==> flow/design.v <==
`timescale 1ns / 1ps
module fft_4(
        input               clk,
        input               rst_n,
        input wire signed [ 15:0]                   x0_real, 
        input wire signed [ 15:0]                   x0_imag,
        input wire signed [ 15:0]                   x1_real,
        input wire signed [ 15:0]                   x1_imag,
        input wire signed [ 15:0]                   x2_real,
        input wire signed [ 15:0]                   x2_imag,
        input wire signed [ 15:0]                   x3_real,
        input wire signed [ 15:0]                   x3_imag,
        output reg signed [ 15:0]                   X0_real,
        output reg signed [ 15:0]                   X0_imag,
        output reg signed [ 15:0]                   X1_real,
        output reg signed [ 15:0]                   X1_imag,            
        output reg signed [ 15:0]                   X2_real,
        output reg signed [ 15:0]                   X2_imag,
        output reg signed [ 15:0]                   X3_real,
        output reg signed [ 15:0]                   X3_imag
    );
parameter W4_0_real = 16'h7FFF; 
parameter W4_0_imag = 16'h0000;
parameter W4_1_real = 16'h0000;
parameter W4_1_imag = 16'h8000; 
parameter W4_2_real = 16'h8000; 
parameter W4_2_imag = 16'h0000; 
parameter W4_3_real = 16'h0000;   
parameter W4_3_imag = 16'h7FFF; 
        reg signed [ 15:0]              s0_real;
        reg signed [ 15:0]              s0_imag;
        reg signed [ 15:0]              s1_real;
        reg signed [ 15:0]              s1_imag;
        reg signed [ 15:0]              s2_real;
        reg signed [ 15:0]              s2_imag;
        reg signed [ 15:0]              s3_real;
        reg signed [ 15:0]              s3_imag;
        reg signed [ 15:0]              r0_real;
        reg signed [ 15:0]              r0_imag;
        reg signed [ 15:0]              r1_real;
        reg signed [ 15:0]              r1_imag;
        reg signed [ 15:0]              r2_real;
        reg signed [ 15:0]              r2_imag;
        reg signed [ 15:0]              r3_real;
        reg signed [ 15:0]              r3_imag;       
always @(posedge clk or negedge rst_n) begin
    if(!rst_n)begin
        s0_real     <=      'h0;
        s0_imag     <=      'h0;      
        s1_real     <=      'h0;
        s1_imag     <=      'h0;
        s2_real     <=      'h0;
        s2_imag     <=      'h0;
        s3_real     <=      'h0;
        s3_imag     <=      'h0;
    end
    else begin
        s0_real     <=      x0_real + x1_real;
        s0_imag     <=      x0_imag + x1_imag;
        s1_real     <=      x0_real - x1_real;
        s1_imag     <=      x0_imag - x1_imag;  
        s2_real     <=      x2_real + x3_real;
        s2_imag     <=      x2_imag + x3_imag;
        s3_real     <=      x2_real - x3_real;
        s3_imag     <=      x2_imag - x3_imag;
    end
end
always@(posedge clk or negedge rst_n)begin
    if (!rst_n)begin
        r0_real     <=      'h0;      
        r0_imag     <=      'h0;
        r1_real     <=      'h0;
        r1_imag     <=      'h0;
        r2_real     <=      'h0;
        r2_imag     <=      'h0;
        r3_real     <=      'h0;
        r3_imag     <=      'h0;
    end
    else begin
        r0_real     <=      s0_real + s2_real;
        r0_imag     <=      s0_imag + s2_imag;
        r2_real     <=      s0_real - s2_real;
        r2_imag     <=      s0_imag - s2_imag;
        r1_real     <=      s1_real + s3_imag;
        r1_imag     <=      s1_imag - s3_real;
        r3_real     <=      s1_real - s3_imag;
        r3_imag     <=      s1_imag + s3_real;
    end
end
always@(posedge clk or negedge rst_n)begin
    if (!rst_n)begin
        X0_real    <=       'b0;    
        X0_imag    <=       'b0; 
        X1_real    <=       'b0; 
        X1_imag    <=       'b0; 
        X2_real    <=       'b0; 
        X2_imag    <=       'b0; 
        X3_real    <=       'b0; 
        X3_imag    <=       'b0;
    end
    else begin
        X0_real    <=       r0_real;
        X0_imag    <=       r0_imag;
        X1_real    <=       r1_real;
        X1_imag    <=       r1_imag;
        X2_real    <=       r2_real;
        X2_imag    <=       r2_imag;
        X3_real    <=       r3_real;
        X3_imag    <=       r3_imag;
        end
end
endmodule
Subject: tool reports on fft_4

Hi,

## From RTL to reports: fft_4

Tool output for the design above before and after an edit, in the order of the flow.
"before" refers to lines of the RTL above, "after" to lines of the edited file.
"difference": "after" minus "before" as printed here. "relative change": 100 x difference / "before".
Operators carry their Yosys type and port widths (W data, S select, Z words).
Cell names lack the library's common part.
The mark n/a stands for no value.

- Top module: fft_4
- Clock input: clk
- Cell library: sky130hd
- Timing corner: tt_025C_1v80

## Diff

The edit as a unified diff against the file above.
A script made this edit. It changes what the design does and was not meant as an optimisation.

```diff
@@ -56,5 +56,5 @@
     end
     else begin
-        s0_real     <=      x0_real + x1_real;
+        s0_real     <=      x0_real * x1_real;
         s0_imag     <=      x0_imag + x1_imag;
         s1_real     <=      x0_real - x1_real;
```

## Word level

Counts by Yosys on the flattened word-level netlist (proc, flatten, opt, wreduce; memories kept). Register bits leave out memories and registers merged into their read ports (data or address); mux counts leave out enables and synchronous resets folded into registers. Print and check cells are left out. Cells with the same type and inputs are merged into one.

Cells by class:

| what | before | after | difference | relative change (%) |
|---|---|---|---|---|
| $add $sub $neg | 16 | 15 | -1 | -6.25 |
| multiply operators | 0 | 1 | +1 | n/a |

Operator list:

| kind | before | after | difference | relative change (%) |
|---|---|---|---|---|
| $add A16 B16 Y16 | 8 | 7 | -1 | -12.50 |
| $mul A16 B16 Y16 | 0 | 1 | +1 | n/a |
| $sub A16 B16 Y16 | 8 | 8 | 0 | 0.00 |

Storage and ports:

| what | before | after | difference | relative change (%) |
|---|---|---|---|---|
| flip-flop bits (word level) | 384 | 384 | 0 | 0.00 |
| input port bits | 130 | 130 | 0 | 0.00 |
| output and inout bits | 128 | 128 | 0 | 0.00 |
| elaborated cells | 40 | 40 | 0 | 0.00 |

## Depth

Yosys ltp: most cells in a row. Word level: on the elaborated netlist, between registers, memories and ports. Mapped: between sequential cells and ports; inverters and the memories' decode and read muxes count.

Depth:

| what | before | after | difference | relative change (%) |
|---|---|---|---|---|
| depth in word-level cells | 1 | 1 | 0 | 0.00 |
| ABC_AREA | 0 | 0 | n/a | n/a |
| mapped depth | 10 | 23 | +13 | +130.00 |
| depth with buffers taken out | 10 | 22 | +12 | +120.00 |

## Synthesis result

The flow's flattened synthesis, as Yosys stat reports it; memories are mapped. The netlist is that of the ABC_AREA named above (0 if unset); the other value can give another one.

Cells by type:

| type | before | after | difference | relative change (%) |
|---|---|---|---|---|
| inv_1 | 220 | 396 | +176 | +80.00 |
| fa_1 | 16 | 94 | +78 | +487.50 |
| nand2_1 | 57 | 117 | +60 | +105.26 |
| ha_1 | 240 | 294 | +54 | +22.50 |
| and2_1 | 2 | 47 | +45 | +2250.00 |
| o21ai_1 | 44 | 6 | -38 | -86.36 |
| xnor2_1 | 162 | 197 | +35 | +21.60 |
| a21oi_1 | 191 | 158 | -33 | -17.28 |
| o21ai_0 | 58 | 87 | +29 | +50.00 |
| nand2b_1 | 49 | 22 | -27 | -55.10 |
| a31oi_1 | 13 | 40 | +27 | +207.69 |
| clkbuf_1 | 67 | 45 | -22 | -32.84 |
| nor2_1 | 180 | 193 | +13 | +7.22 |
| o311ai_0 | 0 | 10 | +10 | n/a |
| a221oi_1 | 10 | 1 | -9 | -90.00 |
| xor2_1 | 46 | 38 | -8 | -17.39 |
| inv_2 | 10 | 2 | -8 | -80.00 |
| nand4_1 | 9 | 1 | -8 | -88.89 |

Not every row of either side is listed.

Mapped netlist:

| what | before | after | difference | relative change (%) |
|---|---|---|---|---|
| cells in the netlist | 2093 | 2473 | +380 | +18.16 |
| cell area after synthesis (µm²) | 21003.9 | 24412.2 | +3408.3 | +16.23 |
| sequential part of the area (µm²) | 9308.9 | 9334.0 | +25.1 | +0.27 |
| flip-flops | 372 | 373 | +1 | +0.27 |
| buffer cells | 80 | 72 | -8 | -10.00 |

## Timing after synthesis

Source: OpenSTA report_checks on the synthesized netlist (no wires, ideal clock, input and output delay 20% of the period each), path of least setup slack; recovery checks are left aside. Register names are those of the netlist, which keeps one name where synthesis merged equal registers.

Timing path after synthesis:

| what | before | after | difference | relative change (%) |
|---|---|---|---|---|
| path type | in2reg | in2reg | n/a | n/a |
| from | in x0_real[0] | in x1_real[1] | n/a | n/a |
| to | reg s0_real[12] | reg s0_real[15] | n/a | n/a |
| period (ns) | 3.5 | 3.5 | 0.0 | 0.00 |
| external input delay (ns) | 0.700 | 0.700 | 0.000 | 0.00 |
| setup time (ns) | 0.137 | 0.125 | -0.012 | n/a |
| launch time at the first pin (ns) | 0.700 | 0.700 | 0.000 | 0.00 |
| arrival time (ns) | 2.490 | 5.244 | +2.754 | +110.60 |
| data required time (ns) | 3.363 | 3.375 | +0.012 | +0.36 |
| path slack (ns) | 0.873 | -1.869 | -2.742 | n/a |
| delay of the path (ns) | 1.927 | 4.669 | +2.742 | +142.29 |
| stages | 9 | 17 | +8 | +88.89 |
| path buffers | 0 | 1 | +1 | n/a |
| synthesis period reached (ns) | 2.627 | 5.369 | +2.742 | +104.38 |

"delay of the path" is the arrival time less input delay plus setup time.
"stages": output pins that drive a net of the path, with the launching flip-flop's if there is one; two outputs of one cell count as two.
"synthesis period reached" = period - worst setup slack (recovery checks aside). The figure is calculated, with input and output delays left at 20% of the set period.
Between the ends stands the longest chain of elaborated cells between them, by number of cells; it is not shown to be the way that was timed. Of several equally long chains one is given.
Each line given opens the expression or statement behind the cell; cells for indexed reads and writes are added by Yosys, which also makes memories of some case tables.

On the way, after synthesis, before:
- Cell sequence: ha_1 > fa_1 > nand2b_1 > a221oi_1 > nor3b_1 > o41ai_2 > a21o_1 > a2111oi_0 > nor4_1
- Cells in the longest elaborated chain: 1
- Elaborated cells between the ends (all ways): 1
- RTL lines with such cells: 1
- Those cells by class: add/sub (1)

Ends and longest elaborated chain, after synthesis, before:

| what | line | source |
|---|---|---|
| start: declaration | 5 | `input wire signed [ 15:0]                   x0_real,` |
| $add A16 B16 Y16 | 58 | `s0_real     <=      x0_real + x1_real;` |
| end: assignment | 48 | `s0_real     <=      'h0;` |
| end: assignment | 58 |  |
| end: declaration | 30 | `reg signed [ 15:0]              s0_real;` |

On the way, after synthesis, after:
- Cell sequence: clkbuf_1 > nand2_1 > fa_1 > fa_1 > inv_1 > fa_1 > inv_1 > fa_1 > fa_1 > fa_1 > inv_1 > ha_1 > nand2_1 > a21oi_1 > or4_1 > a31oi_1 > xnor2_1
- Cells in the longest elaborated chain: 1
- Elaborated cells between the ends (all ways): 1
- RTL lines with such cells: 1
- Those cells by class: mul (1)

Ends and longest elaborated chain, after synthesis, after:

| what | line | source |
|---|---|---|
| start: declaration | 7 | `input wire signed [ 15:0]                   x1_real,` |
| $mul A16 B16 Y16 | 58 | `s0_real     <=      x0_real * x1_real;` |
| end: assignment | 48 | `s0_real     <=      'h0;` |
| end: assignment | 58 |  |
| end: declaration | 30 | `reg signed [ 15:0]              s0_real;` |

## Timing after layout

Path of least setup slack in the final report of each run of set A (OpenROAD, finished layout, wires in). Where an end is a register, its clock arrival counts in the times.

Timing path after layout:

| what | before | after | difference | relative change (%) |
|---|---|---|---|---|
| path type | in2reg | in2reg | n/a | n/a |
| from | in x1_real[1] | in x1_real[4] | n/a | n/a |
| to | reg s0_real[15] | reg s0_real[15] | n/a | n/a |
| period (ns) | 3.5 | 3.5 | 0.0 | 0.00 |
| external input delay (ns) | 0.70 | 0.70 | 0.00 | 0.00 |
| setup time (ns) | 0.13 | 0.08 | -0.05 | n/a |
| launch time at the first pin (ns) | 0.70 | 0.70 | 0.00 | 0.00 |
| arrival time (ns) | 3.31 | 5.25 | +1.94 | +58.61 |
| data required time (ns) | 3.91 | 3.97 | +0.06 | +1.53 |
| path slack (ns) | 0.61 | -1.28 | -1.89 | n/a |
| stages | 10 | 18 | +8 | +80.00 |
| path buffers | 1 | 3 | +2 | +200.00 |

Between the ends stands the longest chain of elaborated cells between them, by number of cells; it is not shown to be the way that was timed. Of several equally long chains one is given.

On the way, after layout, before:
- Cell sequence: clkdlybuf4s50_1 > inv_1 > ha_1 > nor2b_1 > o21ai_1 > o211a_1 > a211o_1 > o41ai_1 > o21ai_1 > xnor2_1
- Cells in the longest elaborated chain: 1
- Elaborated cells between the ends (all ways): 1
- RTL lines with such cells: 1
- Those cells by class: add/sub (1)

Ends and longest elaborated chain, after layout, before:

| what | line | source |
|---|---|---|
| start: declaration | 7 | `input wire signed [ 15:0]                   x1_real,` |
| $add A16 B16 Y16 | 58 | `s0_real     <=      x0_real + x1_real;` |
| end: assignment | 48 | `s0_real     <=      'h0;` |
| end: assignment | 58 |  |
| end: declaration | 30 | `reg signed [ 15:0]              s0_real;` |

On the way, after layout, after:
- Cell sequence: buf_6 > buf_6 > buf_4 > and2_1 > fa_1 > inv_1 > fa_1 > inv_1 > fa_1 > fa_1 > fa_1 > inv_1 > fa_1 > inv_1 > ha_2 > or4_4 > a31oi_4 > xnor2_1
- Cells in the longest elaborated chain: 1
- Elaborated cells between the ends (all ways): 1
- RTL lines with such cells: 1
- Those cells by class: mul (1)

Ends and longest elaborated chain, after layout, after:

| what | line | source |
|---|---|---|
| start: declaration | 7 | `input wire signed [ 15:0]                   x1_real,` |
| $mul A16 B16 Y16 | 58 | `s0_real     <=      x0_real * x1_real;` |
| end: assignment | 48 | `s0_real     <=      'h0;` |
| end: assignment | 58 |  |
| end: declaration | 30 | `reg signed [ 15:0]              s0_real;` |

## Measured runs

Runs of the flow (Yosys, OpenROAD) on both versions; the two runs of a pair have the same settings. The constraints put input and output delay at 20% of the set period each and load the outputs with 0.01 pF.

Flow settings, set A:
- CORE_UTILIZATION: 40
- period_ns: 3.5
- CAP_MARGIN: 20
- CORE_MARGIN: 2
- SLEW_MARGIN: 20

Results, set A:

| what | before | after | difference | relative change (%) |
|---|---|---|---|---|
| synthesis area (µm²) | 21003.9 | 24412.2 | +3408.3 | +16.23 |
| full die area (µm²) | 54358.9 | 63023.6 | +8664.7 | +15.94 |
| utilization after layout | 0.499 | 0.51 | +0.011 | n/a |
| worst setup slack after layout (ns) | 0.609 | -1.283 | -1.892 | n/a |
| period reached (ns) | 2.891 | 4.783 | +1.892 | +65.44 |

Flow settings, set B:
- CELL_PAD_IN_SITES_DETAIL_PLACEMENT: 2
- CORE_ASPECT_RATIO: 0.67
- CORE_MARGIN: 5
- CORE_UTILIZATION: 30
- GPL_TIMING_DRIVEN: 1
- SETUP_SLACK_MARGIN: 0.59
- SLEW_MARGIN: 0
- period_ns: 5.2
- CAP_MARGIN: 20

Results, set B:

| what | before | after | difference | relative change (%) |
|---|---|---|---|---|
| synthesis area (µm²) | 21003.9 | 24412.2 | +3408.3 | +16.23 |
| full die area (µm²) | 75511.7 | 87293.0 | +11781.3 | +15.60 |
| utilization after layout | 0.375 | 0.389 | +0.014 | n/a |
| worst setup slack after layout (ns) | 1.545 | -0.193 | -1.738 | n/a |
| smallest hold slack (ns) | 0.340 | 0.347 | +0.007 | n/a |
| period reached (ns) | 3.655 | 5.393 | +1.738 | +47.55 |

"period reached": clock period set for the run, less the worst setup slack. It is reckoned from that one timing run; input and output delays stay at 20% of the period that was set.

Regards
